==> flow/design.v <==
module matvecmult(
    CLK,
    RST,
    vector_x,
    vector_b,
    vector_y,
    Q,
    A,
    finish
);
input               CLK;
input               RST;
input       [127:0]	vector_x;
input       [127:0]	vector_b;
output  reg [127:0]	vector_y;
input       [127:0]	Q;
output  reg [3:0]   A;
output  reg         finish;
integer i;
integer j;
reg [7:0] vector_x_w[0:15],vector_x_r[0:15];
reg [7:0] vector_b_w[0:15],vector_b_r[0:15];
reg [7:0] vector_y_w[0:15],vector_y_r[0:15];
reg [7:0] part_matrix_a_w[0:15],part_matrix_a_r[0:15];
reg       finish_w,finish_r;
reg [3:0] counter_w,counter_r;
reg [7:0] temp;
always @(*) begin
    vector_x_w[0] = vector_x[7:0];
    vector_x_w[1] = vector_x[15:8];
    vector_x_w[2] = vector_x[23:16];
    vector_x_w[3] = vector_x[31:24];
    vector_x_w[4] = vector_x[39:32];
    vector_x_w[5] = vector_x[47:40];
    vector_x_w[6] = vector_x[55:48];
    vector_x_w[7] = vector_x[63:56];
    vector_x_w[8] = vector_x[71:64];
    vector_x_w[9] = vector_x[79:72];
    vector_x_w[10] = vector_x[87:80];
    vector_x_w[11] = vector_x[95:88];
    vector_x_w[12] = vector_x[103:96];
    vector_x_w[13] = vector_x[111:104];
    vector_x_w[14] = vector_x[119:112];
    vector_x_w[15] = vector_x[127:120];
    vector_b_w[0] = vector_b[7:0];
    vector_b_w[1] = vector_b[15:8];
    vector_b_w[2] = vector_b[23:16];
    vector_b_w[3] = vector_b[31:24];
    vector_b_w[4] = vector_b[39:32];
    vector_b_w[5] = vector_b[47:40];
    vector_b_w[6] = vector_b[55:48];
    vector_b_w[7] = vector_b[63:56];
    vector_b_w[8] = vector_b[71:64];
    vector_b_w[9] = vector_b[79:72];
    vector_b_w[10] = vector_b[87:80];
    vector_b_w[11] = vector_b[95:88];
    vector_b_w[12] = vector_b[103:96];
    vector_b_w[13] = vector_b[111:104];
    vector_b_w[14] = vector_b[119:112];
    vector_b_w[15] = vector_b[127:120];
    part_matrix_a_w[0] = Q[7:0];
    part_matrix_a_w[1] = Q[15:8];
    part_matrix_a_w[2] = Q[23:16];
    part_matrix_a_w[3] = Q[31:24];
    part_matrix_a_w[4] = Q[39:32];
    part_matrix_a_w[5] = Q[47:40];
    part_matrix_a_w[6] = Q[55:48];
    part_matrix_a_w[7] = Q[63:56];
    part_matrix_a_w[8] = Q[71:64];
    part_matrix_a_w[9] = Q[79:72];
    part_matrix_a_w[10] = Q[87:80];
    part_matrix_a_w[11] = Q[95:88];
    part_matrix_a_w[12] = Q[103:96];
    part_matrix_a_w[13] = Q[111:104];
    part_matrix_a_w[14] = Q[119:112];
    part_matrix_a_w[15] = Q[127:120];
    for(i=0;i<=15;i=i+1) begin
        vector_y_w[i] = vector_y_r[i];
    end
    temp =  2*part_matrix_a_w[15]*vector_x_w[0]+
            2*part_matrix_a_w[14]*vector_x_w[1]+
            2*part_matrix_a_w[13]*vector_x_w[2]+
            2*part_matrix_a_w[12]*vector_x_w[3]+
            2*part_matrix_a_w[11]*vector_x_w[4]+
            2*part_matrix_a_w[10]*vector_x_w[5]+
            2*part_matrix_a_w[9]*vector_x_w[6]+
            2*part_matrix_a_w[8]*vector_x_w[7]+
            2*part_matrix_a_w[7]*vector_x_w[8]+
            2*part_matrix_a_w[6]*vector_x_w[9]+
            2*part_matrix_a_w[5]*vector_x_w[10]+
            2*part_matrix_a_w[4]*vector_x_w[11]+
            2*part_matrix_a_w[3]*vector_x_w[12]+
            2*part_matrix_a_w[2]*vector_x_w[13]+
            2*part_matrix_a_w[1]*vector_x_w[14]+
            2*part_matrix_a_w[0]*vector_x_w[15];
    finish_w = 1'b0;
    counter_w = counter_r;
    if(RST)
        counter_w = 1'b0;
    else if(counter_r<4'b1111) begin
        i = counter_r;
        vector_y_w[i] = vector_y_r[i]+temp+vector_b_w[i];
        counter_w = counter_r+1'b1;
    end
    else begin
        finish_w = 1'b1;
        if(finish_r==1'b0)
            vector_y_w[15] = vector_y_r[15]+temp+vector_b_w[15];
        else
            vector_y_w[15] = vector_y_r[15];
    end
    finish = finish_r;
    A = counter_w;
    vector_y = {vector_y_r[15],vector_y_r[14],vector_y_r[13],vector_y_r[12],vector_y_r[11],vector_y_r[10],vector_y_r[9],vector_y_r[8],vector_y_r[7],vector_y_r[6],vector_y_r[5],vector_y_r[4],vector_y_r[3],vector_y_r[2],vector_y_r[1],vector_y_r[0]};
end
always @(posedge CLK or posedge RST) begin
    if (RST) begin
        counter_r <= 1'b0;
        finish_r <= 1'b0;
        for(i=0;i<=15;i=i+1) begin
            part_matrix_a_r[i]<=1'b0;
            vector_y_r[i]<=1'b0;
        end
    end
    else begin
        counter_r <= counter_w;
        finish_r <= finish_w;
        for(i=0;i<=15;i=i+1) begin
            part_matrix_a_r[i]<=part_matrix_a_w[i];
            vector_y_r[i]<=vector_y_w[i];
        end
    end
end
endmodule
**Step by step through the tools: matvecmult**

The steps from the RTL of matvecmult to its reports follow in flow order.
Lines are those of the file above, counted from 1.
Cell names lack the library's common part.
A cell with -- has no value.

- Top module: matvecmult
- Clock input: CLK
- Cell library: sky130hd
- Corner: tt_025C_1v80

**Word level**

Source: Yosys, flattened and elaborated. Widths are those after wreduce. Registers that Yosys merges into a memory's read port (data or address) are not register bits. Print and check cells do not count. Equal cells are merged and count once.

- Shift-type cells: 0
- Add/sub/neg operators: 20
- Multiply operators: 16
- Div/mod/pow operators: 0
- Bitwise logic cells: 16
- Muxes and demuxes: 28
- Equal/unequal tests: 17
- Reductions and logical operators: 33
- $lt $le $gt $ge: 1

Operator list:

| kind | count |
|---|---|
| multiplier 8 x 8 -> 7 bit | 16 |
| case mux 8 bit (select 16 bit) | 2 |
| OR reduction 15 bit | 16 |
| two-way mux 8 bit | 22 |
| adder 8 bit | 19 |
| AND reduction 3 bit | 16 |
| == test 4 bit (second input constant) | 8 |
| NOT 1 bit | 16 |
| == test 4 x 3 -> 1 bit (second input constant) | 4 |
| == test 4 x 2 -> 1 bit (second input constant) | 2 |
| two-way mux 4 bit | 2 |
| adder 4 x 1 -> 4 bit (second input constant) | 1 |
| == test 4 x 1 -> 1 bit (second input constant) | 1 |
| less-than comparator 4 bit (second input constant) | 1 |
| zero test 4 bit | 1 |
| != test 2 x 1 -> 1 bit (second input constant) | 1 |
| != test 2 bit (second input constant) | 1 |
| two-way mux 1 bit | 2 |

- Output and inout port bits: 133
- Bits in writable memories: 0
- Memories kept: 0
- Latch bits: 0
- Memory bits (read-only): 0
- Flip-flop bits (word level): 133
- Clocked read ports x word width: 0

**Depth**

Longest topological path by Yosys (ltp), each cell counted once; first at word level (registers and memories cut), then after technology mapping (sequential cells cut; the memories' decode and read muxes count).

- Word-level depth: 20
- ABC_AREA: 0
- Gate-level depth with buffers: 31
- Gate-level depth less buffers: 31

**Mapped cells and area**

Source: synth_stat.txt of the flow (Yosys; design flattened, memories mapped). It holds for the ABC_AREA given above (unset counts as 0); a run with the other value may have another netlist.
Totals and module areas in this step are rounded.

Cell types:

| cell type | count |
|---|---|
| fa_1 | 199 |
| dfrtp_1 | 133 |
| ha_1 | 238 |
| xnor2_1 | 198 |
| and2_1 | 257 |
| mux2_2 | 93 |
| inv_1 | 251 |
| nand2_1 | 232 |
| xor2_1 | 60 |
| a22oi_1 | 67 |
| a21oi_1 | 70 |
| a21o_1 | 38 |
| clkbuf_1 | 56 |
| nor2_1 | 52 |
| o21ai_0 | 34 |
| a222oi_1 | 15 |
| xnor3_1 | 6 |
| nand3_1 | 25 |

Other cell types: 30; their cells: 100.

- Buffer cells: 60
- Sequential part of the area: 3330 um^2
- Cell count: 2124
- Mapped flip-flops: 133
- Cell area after synthesis: 19900 um^2

**Timing after synthesis**

OpenSTA on the mapped netlist: ideal clock, no wires. The path of least setup slack (recovery checks aside). Input and output delay are each 20% of the period. Register names are those of the netlist, which keeps one name where synthesis merged equal registers.

- Path type: in2reg
- Start point: in Q[116]
- End point: reg vector_y_r[12][7]
- Setup slack: 0.091 ns
- Period: 10.0 ns
- Stages: 29
- Data required time: 9.875 ns
- Input delay: 2.000 ns
- Path delay: 7.909 ns
- Data arrival time: 9.784 ns
- Buffers on the path: 1
- Synthesis period reached: 9.909 ns

"path delay" is the arrival time less input delay plus setup time.
"stages" counts driving pins, that of a launching flip-flop among them; a cell with two outputs on the path counts twice.
"synthesis period reached" is the clock period less the worst setup slack; recovery checks do not enter. This is arithmetic on one report: input and output delays are still those of the set period (20% each).
The rows between start and end are the longest chain of elaborated cells between them; the timing report does not say that the signal goes this way. Where chains are equally long, one stands for them.
A line is the first line of the expression or statement that the cell stems from. Yosys adds cells for indexed reads and writes and turns some case tables into memories.

- Cells stage by stage: nand2_1 -> fa_1 -> inv_1 -> ha_1 -> inv_1 -> fa_1 -> fa_1 -> inv_1 -> ha_1 -> xor2_1 -> fa_1 -> fa_1 -> inv_1 -> fa_1 -> fa_1 -> inv_1 -> fa_1 -> fa_1 -> inv_1 -> ha_1 -> xnor2_1 -> fa_1 -> ha_1 -> a21oi_1 -> xnor2_1 -> xnor2_1 -> xnor2_2 -> buf_6 -> mux2_2
- Cells in the longest elaborated chain: 19
- Elaborated cells on any way between the ends: 19
- Classes of those cells: add/sub (17); mul (1); mux (1)

Ends and longest elaborated chain, after synthesis:

| element | line | text |
|---|---|---|
| start, declared | 16 | `input [127:0] Q;` |
| multiplier 8 x 8 -> 7 bit | 81 | `2*part_matrix_a_w[14]*vector_x_w[1]+` |
| adder 8 bit x15 | 80 | `temp =  2*part_matrix_a_w[15]*vector_x_w[0]+` |
| adder 8 bit x2 | 102 | `vector_y_w[i] = vector_y_r[i]+temp+vector_b_w[i];` |
| two-way mux 8 bit | 102 |  |
| end, assigned | 122 | `vector_y_r[i]<=1'b0;` |
| end, assigned | 130 | `vector_y_r[i]<=vector_y_w[i];` |
| end, declared | 23 | `reg [7:0] vector_y_w[0:15],vector_y_r[0:15];` |

**Worst path after layout**

Path of least setup slack in the final report of run B (OpenROAD, finished layout, wires in). Where an end is a register, its clock arrival counts in the times.

- Path type: in2reg
- Start point: in vector_x[9]
- End point: reg vector_y_r[13][7]
- Period: 11.6 ns
- Buffers on the path: 2
- Setup slack: 0.49 ns
- Stages: 30
- Input delay: 2.32 ns
- Data arrival time: 11.43 ns
- Data required time: 11.91 ns

The rows between start and end are the longest chain of elaborated cells between them; the timing report does not say that the signal goes this way. Where chains are equally long, one stands for them.

- Cells stage by stage: clkdlybuf4s50_1 -> nand2_1 -> fa_1 -> inv_1 -> ha_1 -> inv_1 -> fa_1 -> fa_1 -> inv_1 -> ha_1 -> xor2_1 -> fa_1 -> fa_1 -> inv_1 -> fa_1 -> fa_1 -> inv_1 -> fa_1 -> fa_1 -> inv_1 -> ha_1 -> xnor2_1 -> fa_1 -> ha_1 -> a21oi_1 -> xnor2_1 -> xnor2_1 -> xnor2_2 -> buf_12 -> mux2_2
- Cells in the longest elaborated chain: 19
- Elaborated cells on any way between the ends: 19
- Classes of those cells: add/sub (17); mul (1); mux (1)

Ends and longest elaborated chain, post-layout:

| element | line | text |
|---|---|---|
| start, declared | 13 | `input [127:0] vector_x;` |
| multiplier 8 x 8 -> 7 bit | 81 | `2*part_matrix_a_w[14]*vector_x_w[1]+` |
| adder 8 bit x15 | 80 | `temp =  2*part_matrix_a_w[15]*vector_x_w[0]+` |
| adder 8 bit x2 | 102 | `vector_y_w[i] = vector_y_r[i]+temp+vector_b_w[i];` |
| two-way mux 8 bit | 102 |  |
| end, assigned | 122 | `vector_y_r[i]<=1'b0;` |
| end, assigned | 130 | `vector_y_r[i]<=vector_y_w[i];` |
| end, declared | 23 | `reg [7:0] vector_y_w[0:15],vector_y_r[0:15];` |

Add stored flow runs of matvecmult

Below are 4 stored runs of the flow (Yosys, OpenROAD; platform sky130hd) on matvecmult, each with its settings and what was measured, unordered. Constraints: input delay and output delay 20% of the set period each, output load 0.01 pF.
The results are shown rounded.
Settings: -- = not set for that run.
A result given as -- is not shown for that run.

| name | run A | run B | run C | run D |
|---|---|---|---|---|
| ABC_AREA | 1 | -- | -- | 0 |
| CAP_MARGIN | 30 | 20 | 20 | 20 |
| CELL_PAD_IN_SITES_DETAIL_PLACEMENT | 2 | -- | -- | 1 |
| CORE_ASPECT_RATIO | 1.29 | -- | -- | -- |
| CORE_UTILIZATION | 30 | 40 | 69 | 70 |
| CTS_CLUSTER_SIZE | 61 | -- | 40 | -- |
| GPL_ROUTABILITY_DRIVEN | 0 | -- | -- | 1 |
| MAX_ROUTING_LAYER | met4 | -- | met4 | -- |
| MIN_ROUTING_LAYER | met2 | -- | -- | -- |
| PLACE_DENSITY_LB_ADDON | 0.27 | -- | 0.27 | 0.17 |
| SETUP_SLACK_MARGIN | 0.16 | -- | 0.67 | -- |
| SLEW_MARGIN | 20 | 20 | 20 | 20 |
| TNS_END_PERCENT | 65 | -- | -- | -- |
| period_ns | 11.2 | 11.6 | 6.14 | 7.84 |
| CORE_MARGIN | 2 | 2 | 5 | 9 |
| CELL_PAD_IN_SITES_GLOBAL_PLACEMENT | -- | -- | 0 | -- |
| GPL_TIMING_DRIVEN | -- | -- | 0 | -- |
| cell area after synthesis (um^2) | -- | 19900 | -- | -- |
| summed negative setup slack (ns) | -- | 0.000 | -- | -- |
| smallest setup slack (ns) | -- | 0.486 | -- | -- |
| standard-cell area of the final layout (um^2) | -- | 26200 | -- | -- |
| final worst hold slack (ns) | -- | 0.506 | -- | -- |
| total die area (um^2) | -- | 51600 | -- | -- |

Run A: no results, routing failed with GRT-0232
Run C: no results, routing failed with GRT-0116
Run D: no results, placement failed with DPL-0033
